==> flow/design.v <==
module datapath(input clk, reset, weCU, buffIRCU, buffAHCU,
                input buffALCU, buffRCU, srcbmuxCU, adrmuxCU,
			       input [1:0] acmuxCU, pcmuxCU,
			       input [2:0] aluopCU,
			       input [7:0] memdata,
			       output [15:0] address,
			       output [7:0] writedata, instrCU,
			       output zeroCU);
wire [7:0]  adrHout, buffIRout, buffAHout, buffALout, srcbmuxout;
wire [7:0]  acout, acmuxout, rout, buffRout, aluout;
wire [15:0] pcout, pcaddout, mdaout, pcmuxout, adrmuxout;
flopr #(8) IR(clk, reset, buffIRout, instrCU);
flopr #(8) adrH(clk, reset, buffAHout, adrHout);
buff buffIR(clk, reset, memdata, buffIRCU, buffIRout);
buff buffadrH(clk, reset, memdata, buffAHCU, buffAHout);
buff buffadrL(clk, reset, memdata, buffALCU, buffALout);
mux3 #(8) acmux(aluout, memdata, rout, acmuxCU, acmuxout);
flopr #(8) AC(clk, reset, acmuxout, acout);
flopr #(8) R(clk, reset, buffRout, rout);
buff buffR(clk, reset, acout, buffRCU, buffRout);
mux2 #(8) srcbmux(rout, 8'b00000001, srcbmuxCU, srcbmuxout);
alu alu(acout, srcbmuxout, aluopCU, aluout, zeroCU);
flopr #(16) PC(clk, reset, pcmuxout, pcout);
mux3 #(16) pcmux(pcout, pcaddout, {adrHout, buffALout}, pcmuxCU, pcmuxout);
adder pcadder(pcout, 16'b000000000000001, pcaddout);
flopr #(16) MDA(clk, reset, {adrHout, buffALout}, mdaout);
mux2 #(16) addressmux(pcout, mdaout, adrmuxCU, adrmuxout);
assign address = adrmuxout;
assign writedata = aluout;
endmodule
module mux2 # (parameter WIDTH = 8)
(input  [WIDTH-1:0] a0, a1,
 input s,
 output [WIDTH-1:0] y);
  assign y = s ? a1 : a0;
endmodule
module mux3 # (parameter WIDTH = 8)
(input  [WIDTH-1:0] a0, a1, a2,
 input  [1:0] s,
 output [WIDTH-1:0] y);
  assign y = s[1] ? a2 : (s[0] ? a1 : a0); 
endmodule
module flopr # (parameter WIDTH = 8)
(input clk, reset,
 input [WIDTH-1:0] d,
 output reg [WIDTH-1:0] q);
 always @ (posedge clk, posedge reset)
   if (reset) q <= 0;
   else q <= d;
endmodule
module buff(input clk, reset, input[7:0] a, input s, output [7:0] y);
  reg [7:0] q;
  assign y = (s == 1) ? a : q;
  always @ (posedge clk, posedge reset)
    if (reset) q <= 0;
    else q <= y;
endmodule
module adder(input [15:0] a, b, output [15:0] y);
assign y = a + b;
endmodule
module alu (a, b, sel, out, zero);
    input [7:0] a,b;
    input [2:0] sel; 
    output reg [7:0] out;
    output reg zero;
    always @ (*) 
    begin 
        case(sel) 
		      3'b000:   
	begin
		out = a; 
		if (out == 0) zero = 1;  
		else zero = 0; 
          end
            3'b001:   
	begin
		out = a+b;  
		if (out == 0)
		 zero = 1;  
		else
		zero = 0;
          end     
            3'b010:   
	begin
		out = a-b;  
		if (out == 0) zero = 1;  
		else zero = 0;
          end 
            3'b011:   
	begin
		out = 0; 
		zero = 1;
          end
			   3'b100:   
	begin
		out = a & b; 
		if (out == 0)
		 zero = 1;  
		else
		zero = 0;
          end
		     3'b101:   
	begin
		out = a | b; 
		if (out == 0) zero = 1;  
		else zero = 0; 
          end
			  3'b110:   
	begin
		out = a ^ b; 
		if (out == 0) zero = 1;  
		else zero = 0; 
          end		 
			  3'b111:   
	begin
		out = ~a; 
		if (out == 0) zero = 1;  
		else zero = 0; 
          end
        endcase
    end
endmodule
module controller(input clk, reset, zflag, 
                  input [7:0] opcode, 
						output buffIR, buffAH, buffAL, buffR, srcbmux, adrmux, we,
			         output [1:0] pcmux, acmux, 
						output [2:0] aluop);
  maindec md(clk, reset, zflag, opcode, buffAL, buffR, buffIR, buffAH, srcbmux, adrmux, we, pcmux, acmux, aluop);
endmodule
module maindec(input clk, reset, zflag, 
               input [7:0] opcode, 
					output buffAL, buffR, buffIR, buffAH, srcbmux, adrmux, we,
			      output [1:0] pcmux, acmux,
					output [2:0] aluop);
  reg [13:0] controls;
  reg [3:0] state, nextstate;
  assign {buffAL, buffAH, buffIR, acmux, buffR, srcbmux, aluop, pcmux, adrmux, we} = controls;
  parameter fetch = 4'b0000;
  parameter decode = 4'b0001;
  parameter getah = 4'b0010;
  parameter getal = 4'b0011;
  parameter loaddata = 4'b0100;
  parameter storedata = 4'b0101;
  parameter jumpinstr = 4'b0110;
  parameter alu = 4'b0111;
  parameter r_to_ac = 4'b1000;
  parameter ac_to_r = 4'b1001;
  parameter ahfetch = 4'b1010;
  parameter pcinc = 4'b1011;
  parameter NOP = 8'h00;
  parameter LDAC = 8'h01;
  parameter STAC = 8'h02;
  parameter MVAC = 8'h03;
  parameter MOVR = 8'h04;
  parameter JUMP = 8'h05;
  parameter JMPZ = 8'h06;
  parameter JPNZ = 8'h07;
  parameter ADD = 8'h08;
  parameter SUB = 8'h09;
  parameter INAC = 8'h0A;
  parameter CLAC = 8'h0B;
  parameter AND = 8'h0C;
  parameter OR = 8'h0D;
  parameter XOR = 8'h0E;
  parameter NOT = 8'h0F;
  always @(posedge clk, posedge reset)
    if (reset)  state <= fetch;
	 else        state <= nextstate;
  always @(*)
  begin  
    case(state)
	   fetch: nextstate <= decode;
		decode: case(opcode)
		          NOP: nextstate <= pcinc;
					 LDAC: nextstate <= ahfetch;
					 STAC: nextstate <= ahfetch;
					 MVAC: nextstate <= ac_to_r;
					 MOVR: nextstate <= r_to_ac;
					 JUMP: nextstate <= ahfetch;
					 JMPZ: nextstate <= ahfetch;
					 JPNZ: nextstate <= ahfetch;
					 default: nextstate <= alu;
				 endcase
		 getah: nextstate <= getal;
		 getal: if (opcode == STAC)      nextstate <= storedata;
		        else if (opcode == LDAC) nextstate <= loaddata;
				  else if ((opcode == JMPZ) & ~zflag) nextstate <= pcinc;
				  else if ((opcode == JPNZ) & zflag)  nextstate <= pcinc;
				  else                     nextstate <= jumpinstr;
		 jumpinstr: nextstate <= fetch;
		 storedata: nextstate <= fetch;
		 loaddata: nextstate <= fetch;
		 ac_to_r: nextstate <= fetch;
		 r_to_ac: nextstate <= fetch;
		 alu: nextstate <= fetch;
		 ahfetch: nextstate <= getah;
		 pcinc: nextstate <= fetch;
		 default: nextstate <= fetch;
	 endcase
  end
  always @(*)
  begin
    case(state)
	   fetch: controls <= 14'b00100000000000;
		decode: controls <= 14'b00000000000000;
		getah: controls <= 14'b01000000000100;
		getal: controls <= 14'b10000000000000;
		storedata: controls <= 14'b00000000000111;
		loaddata: controls <=  14'b00001000000110;
		ac_to_r: controls <= 14'b00000100000100;
		r_to_ac: controls <= 14'b00010000000100;
		jumpinstr: controls <= 14'b00000000001010;
		ahfetch: controls <= 14'b00000000000100;
		pcinc: controls <= 14'b00000000000100;
		alu:
		begin
		  case(opcode)
		    ADD: controls <= 14'b00000000010100;
			 SUB: controls <= 14'b00000000100100;
			 INAC: controls <= 14'b00000010010100;
			 CLAC: controls <= 14'b00000000110100;
			 AND: controls <= 14'b00000001000100;
			 OR: controls <= 14'b00000001010100;
			 XOR: controls <= 14'b00000001100100;
			 NOT: controls <= 14'b00000001110100;
			 default: controls <= 14'b00000000000000;
		  endcase
		end
		default: controls <= 14'b00000000000000;
    endcase
  end
endmodule
module smm(input clk, reset,
           input [7:0] readdata,
           output we, 
			  output [15:0] address,
			  output [7:0] writedata);
wire buffR, buffIR, buffAH, mdamux, buffAL, adrmux, srcbmux;
wire [1:0] pcmux, acmux;
wire [2:0] aluop;
wire [15:0] addr;
wire [7:0] wdata, instr;
wire zero;
datapath dp(clk, reset, we, buffIR, buffAH, buffAL, buffR, srcbmux, adrmux, acmux, pcmux, aluop, readdata, addr, wdata, instr, zero);
controller cu(clk, reset, zero, instr, buffIR, buffAH, buffAL, buffR, srcbmux, adrmux, we, pcmux, acmux, aluop);
assign writedata = wdata;
assign address = addr;
endmodule
# From RTL to reports: smm
# What the tools print for smm, step after step.
# Lines are those of the file above, counted from 1.
# A cell with -- has no value.
[setup]
top = "smm"
clk_port = "clk"
cell_library = "sky130hd"
lib_corner = "tt_025C_1v80"

# Word level
# Counts by Yosys on the flattened word-level netlist (proc, flatten, opt, wreduce; memories kept). Register bits leave out memories and registers merged into their read ports (data or address). Print and check cells are left out. Cells with the same type and inputs are merged into one.
# Yosys's memory passes give these memory sizes; they may raise the number of words (mostly to a power of two), join words into wider ones and drop unused or constant bits.
[op_classes]
equal = 22
n_reduce_logical = 13
logic = 7
muxes = 24
addsub = 3
[op_table]
columns = ["operator", "count"]
rows = [
  ["case mux 14 bit (select 10 bit)", 1],
  ["case mux 8 bit (select 8 bit)", 1],
  ["logical NOT 8 bit", 7],
  ["two-way mux 16 bit", 3],
  ["two-way mux 8 bit", 4],
  ["case mux 4 bit (select 5 bit)", 1],
  ["two-way mux 4 bit", 5],
  ["adder 16 x 1 -> 16 bit with constant B", 1],
  ["equality test 4 x 3 -> 1 bit with constant B", 4],
  ["equality test 4 bit with constant B", 4],
  ["equality test 8 x 3 -> 1 bit with constant B", 2],
  ["two-way mux 14 bit", 1],
  ["equality test 3 bit with constant B", 4],
  ["equality test 4 x 2 -> 1 bit with constant B", 2],
  ["logical NOT 4 bit", 2],
  ["equality test 8 x 1 -> 1 bit with constant B", 1],
  ["equality test 8 x 2 -> 1 bit with constant B", 1],
  ["adder 8 bit", 1],
  ["subtractor 8 bit", 1],
  ["bitwise AND 8 bit", 1],
  ["bitwise OR 8 bit", 1],
  ["bitwise XOR 8 bit", 1],
  ["NOT 8 bit", 1],
  ["case mux 1 bit (select 8 bit)", 1],
  ["two-way mux 1 bit", 7],
  ["equality test 3 x 2 -> 1 bit with constant B", 2],
  ["logical NOT 5 bit", 1],
  ["equality test 4 x 1 -> 1 bit with constant B", 1],
]
# Not listed: further kinds 6, cells in them 7.
[word_totals]
out_inout_bits = 25
mem_bits_ro = 96
register_bits = 76
memories = 2
inputBits = 10
[memory_table]
columns = ["memory", "words", "word_bits", "rd", "write_ports", "line_no", "source"]
rows = [
  ["(name not given)", 16, 5, 1, 0, 217, "case(opcode)"],
  ["(name not given)", 8, 2, 1, 0, 173, "decode: case(opcode)"],
]

# Depth
# Depth = most cells in a row (Yosys ltp): at word level without a register or memory, in the mapped netlist without a sequential cell, where the memories' decode and read muxes count.
[logic_depth]
word_depth = 14
abc_area = 0
depth_mapped = 14
mapped_depth_nobuf = 13

# After synthesis
# Yosys stat after the flow's synthesis: flattened, memories mapped to cells. It holds for the ABC_AREA given above (unset counts as 0); a run with the other value may have another netlist.
[synth_totals]
flip_flops = 68
sequential_area_um2 = 1701.6
cell_count = 523
n_buf = 21
area_um2 = 4834.6
[by_type]
columns = ["type", "count"]
rows = [
  ["sky130_fd_sc_hd__dfrtp_1", 68],
  ["sky130_fd_sc_hd__mux2_2", 47],
  ["sky130_fd_sc_hd__ha_1", 31],
  ["sky130_fd_sc_hd__o21ai_0", 35],
  ["sky130_fd_sc_hd__nand2_1", 46],
  ["sky130_fd_sc_hd__nor2_1", 33],
  ["sky130_fd_sc_hd__inv_1", 31],
  ["sky130_fd_sc_hd__mux2i_1", 11],
  ["sky130_fd_sc_hd__a21oi_1", 19],
  ["sky130_fd_sc_hd__nor3_1", 18],
  ["sky130_fd_sc_hd__xnor2_1", 10],
  ["sky130_fd_sc_hd__nand4_1", 13],
  ["sky130_fd_sc_hd__a221o_1", 7],
  ["sky130_fd_sc_hd__clkbuf_1", 18],
  ["sky130_fd_sc_hd__nor3b_1", 8],
  ["sky130_fd_sc_hd__nor4_1", 8],
  ["sky130_fd_sc_hd__nand3_1", 9],
  ["sky130_fd_sc_hd__nand2b_1", 7],
]
# Other cell types: 45; their cells: 104.
# The figures by module come from a second, unflattened synthesis with its own total; it is not the netlist above.
[unflattened]
cells_unflattened = 610
area_unflattened_um2 = 6567.5
# Rows give one instance, submodules left out.
[by_module]
columns = ["mod", "area_um2", "n_inst", "n_cells", "mod_seq_area_um2"]
rows = [
  ["alu", 1495.2, 1, 197, 0.0],
  ["buff", 335.3, 4, 18, 200.2],
  ["flopr (WIDTH=8)", 203.9, 4, 9, 200.2],
  ["flopr (WIDTH=16)", 404.1, 2, 17, 400.4],
  ["adder", 724.4, 1, 98, 0.0],
  ["maindec", 476.7, 1, 65, 100.1],
  ["mux3 (WIDTH=16)", 345.3, 1, 53, 0.0],
  ["mux2 (WIDTH=16)", 249.0, 1, 18, 0.0],
  ["mux3 (WIDTH=8)", 172.7, 1, 26, 0.0],
  ["mux2 (WIDTH=8)", 131.4, 1, 9, 0.0],
  ["datapath", 7.5, 1, 2, 0.0],
  ["controller", 0.0, 1, 0, 0.0],
  ["smm", 0.0, 1, 0, 0.0],
]

# Worst setup path after synthesis
# OpenSTA on the mapped netlist: ideal clock, no wires. The path of least setup slack (recovery checks aside). Input and output delay are each 20% of the period. Register names are those of the netlist, which keeps one name where synthesis merged equal registers.
[synth_timing]
path_kind = "register to output"
from = "register (name not given)"
to = "output port writedata[6]"
clock_period_ns = 5.0
arrival_time_ns = 3.339
t_first_pin_ns = 0.000
driving_pins = 13
path_buffers = 0
delay_ns = 3.339
slack_ns = 0.661
output_delay_ns = 1.000
synth_period_reached_ns = 4.339
# "delay_ns" is the arrival time less input delay plus setup time.
# A path that ends at an output port has no setup time.
# "driving_pins" counts driving pins, that of a launching flip-flop among them; a cell with two outputs on the path counts twice.
# "synth_period_reached_ns" is the clock period less the worst setup slack; recovery checks do not enter. This is arithmetic on one report: input and output delays are still those of the set period (20% each).
# Between the ends stands the longest chain of elaborated cells between them, by number of cells; it is not shown to be the way that was timed. Of several equally long chains one is given.
# Each line given opens the expression or statement behind the cell; cells for indexed reads and writes are added by Yosys, which also makes memories of some case tables.
[synth_between]
cell_sequence = "sky130_fd_sc_hd__dfrtp_1 > sky130_fd_sc_hd__or4_4 > sky130_fd_sc_hd__nor3_4 > sky130_fd_sc_hd__nand3b_1 > sky130_fd_sc_hd__nand2_1 > sky130_fd_sc_hd__inv_1 > sky130_fd_sc_hd__fa_1 > sky130_fd_sc_hd__a211oi_1 > sky130_fd_sc_hd__o21bai_1 > sky130_fd_sc_hd__a21oi_1 > sky130_fd_sc_hd__xnor2_1 > sky130_fd_sc_hd__o211ai_1 > sky130_fd_sc_hd__a21boi_0"
elab_chain_cells = 6
[synth_lines]
columns = ["element", "line_no", "source"]
rows = [
  ["logical NOT 4 bit", 217, "case(opcode)"],
  ["two-way mux 14 bit", 217, ""],
  ["case mux 14 bit (select 10 bit)", 203, "case(state)"],
  ["two-way mux 8 bit", 35, "assign y = s ? a1 : a0;"],
  ["subtractor 8 bit", 85, "out = a-b;"],
  ["case mux 8 bit (select 8 bit)", 68, "case(sel)"],
  ["end: declaration", 237, "output [7:0] writedata);"],
]

# Timing after layout
# From the final timing report of run 1: the path of least setup slack in the routed layout; clock arrival at registers is part of the times.
[layout_timing]
path_kind = "register to output"
from = "register (name not given)"
to = "output port writedata[7]"
driving_pins = 15
slack_ns = 0.44
arrival_time_ns = 3.56
t_first_pin_ns = 0.34
clock_period_ns = 5.0
path_buffers = 2
output_delay_ns = 1.00
# Between the ends stands the longest chain of elaborated cells between them, by number of cells; it is not shown to be the way that was timed. Of several equally long chains one is given.
[layout_between]
cell_sequence = "sky130_fd_sc_hd__dfrtp_1 > sky130_fd_sc_hd__or4_4 > sky130_fd_sc_hd__nor3_4 > sky130_fd_sc_hd__nand3b_1 > sky130_fd_sc_hd__buf_12 > sky130_fd_sc_hd__nand2_4 > sky130_fd_sc_hd__ha_4 > sky130_fd_sc_hd__nor2b_2 > sky130_fd_sc_hd__or4_1 > sky130_fd_sc_hd__nor2_2 > sky130_fd_sc_hd__or3_4 > sky130_fd_sc_hd__a21oi_2 > sky130_fd_sc_hd__o32ai_4 > sky130_fd_sc_hd__inv_1 > sky130_fd_sc_hd__buf_2"
elab_chain_cells = 6
[layout_lines]
columns = ["element", "line_no", "source"]
rows = [
  ["logical NOT 4 bit", 217, "case(opcode)"],
  ["two-way mux 14 bit", 217, ""],
  ["case mux 14 bit (select 10 bit)", 203, "case(state)"],
  ["two-way mux 8 bit", 35, "assign y = s ? a1 : a0;"],
  ["subtractor 8 bit", 85, "out = a-b;"],
  ["case mux 8 bit (select 8 bit)", 68, "case(sel)"],
  ["end: declaration", 237, "output [7:0] writedata);"],
]

# Measured results for smm: 3 stored runs of the Yosys and OpenROAD flow on sky130hd. The settings differ; the order carries no meaning. The constraints put input and output delay at 20% of the set period each and load the outputs with 0.01 pF.
# By "achievedPeriod_ns" is meant the clock period of the run minus its worst setup slack. This is arithmetic on one report: input and output delays are still those of the set period (20% each).
# By "worst_path_allowed_less_slack_ns" is meant the share of the clock period that the worst setup path is allowed (20% is reserved at inputs, 20% at outputs), minus its slack. Clock arrival times at its registers enter into it.
# "final_power_w": no workload was simulated; the value follows from the tool's default switching activity.

[[run]]
name = "run 1"
[run.settings]
CELL_PAD_IN_SITES_DETAIL_PLACEMENT = 2
CELL_PAD_IN_SITES_GLOBAL_PLACEMENT = 0
CORE_UTILIZATION = 28
CTS_CLUSTER_DIAMETER = 160
MAX_ROUTING_LAYER = "met4"
MIN_ROUTING_LAYER = "met2"
PLACE_DENSITY_LB_ADDON = 0.28
SETUP_SLACK_MARGIN = 1.35
SLEW_MARGIN = 15
period_ns = 5.0
CAP_MARGIN = 20
CORE_MARGIN = 2
[run.results]
post_route_util_pct = 37.7
total_die_area_um2 = 18333.2
final_cell_area_um2 = 6461.2
achievedPeriod_ns = 4.558
synthArea_um2 = 4834.6
setupTns_ns = 0.000
worst_setup_slack_ns = 0.442
worst_path_allowed_less_slack_ns = 3.56
critical_path_kind = "register to output"
final_power_w = 0.00509
worst_hold_slack_ns = 0.396

[[run]]
name = "run 2"
[run.settings]
CORE_ASPECT_RATIO = 0.91
CORE_UTILIZATION = 40
GPL_TIMING_DRIVEN = 0
HOLD_SLACK_MARGIN = -0.06
MIN_ROUTING_LAYER = "met2"
PLACE_DENSITY_LB_ADDON = 0.04
SETUP_SLACK_MARGIN = -0.12
SLEW_MARGIN = 40
period_ns = 5.0
CAP_MARGIN = 20
CORE_MARGIN = 2
[run.results]
post_route_util_pct = 50.1
total_die_area_um2 = 12982.8
final_cell_area_um2 = 5936.9
achievedPeriod_ns = 5.003
synthArea_um2 = 4834.6
setupTns_ns = -0.003
worst_setup_slack_ns = -0.003
worst_path_allowed_less_slack_ns = 4.00
critical_path_kind = "register to output"
final_power_w = 0.004405
worst_hold_slack_ns = 0.404

[[run]]
name = "run 3"
[run.settings]
CELL_PAD_IN_SITES_DETAIL_PLACEMENT = 1
CELL_PAD_IN_SITES_GLOBAL_PLACEMENT = 0
CORE_UTILIZATION = 28
CTS_CLUSTER_DIAMETER = 160
MAX_ROUTING_LAYER = "met5"
MIN_ROUTING_LAYER = "met2"
PLACE_DENSITY_LB_ADDON = 0.3
SETUP_SLACK_MARGIN = 1.35
SLEW_MARGIN = 15
period_ns = 5.0
CAP_MARGIN = 20
CORE_MARGIN = 2
[run.results]
post_route_util_pct = 38.0
total_die_area_um2 = 18333.2
final_cell_area_um2 = 6496.2
achievedPeriod_ns = 4.569
synthArea_um2 = 4834.6
setupTns_ns = 0.000
worst_setup_slack_ns = 0.431
worst_path_allowed_less_slack_ns = 3.57
critical_path_kind = "register to output"
final_power_w = 0.004951
worst_hold_slack_ns = 0.393
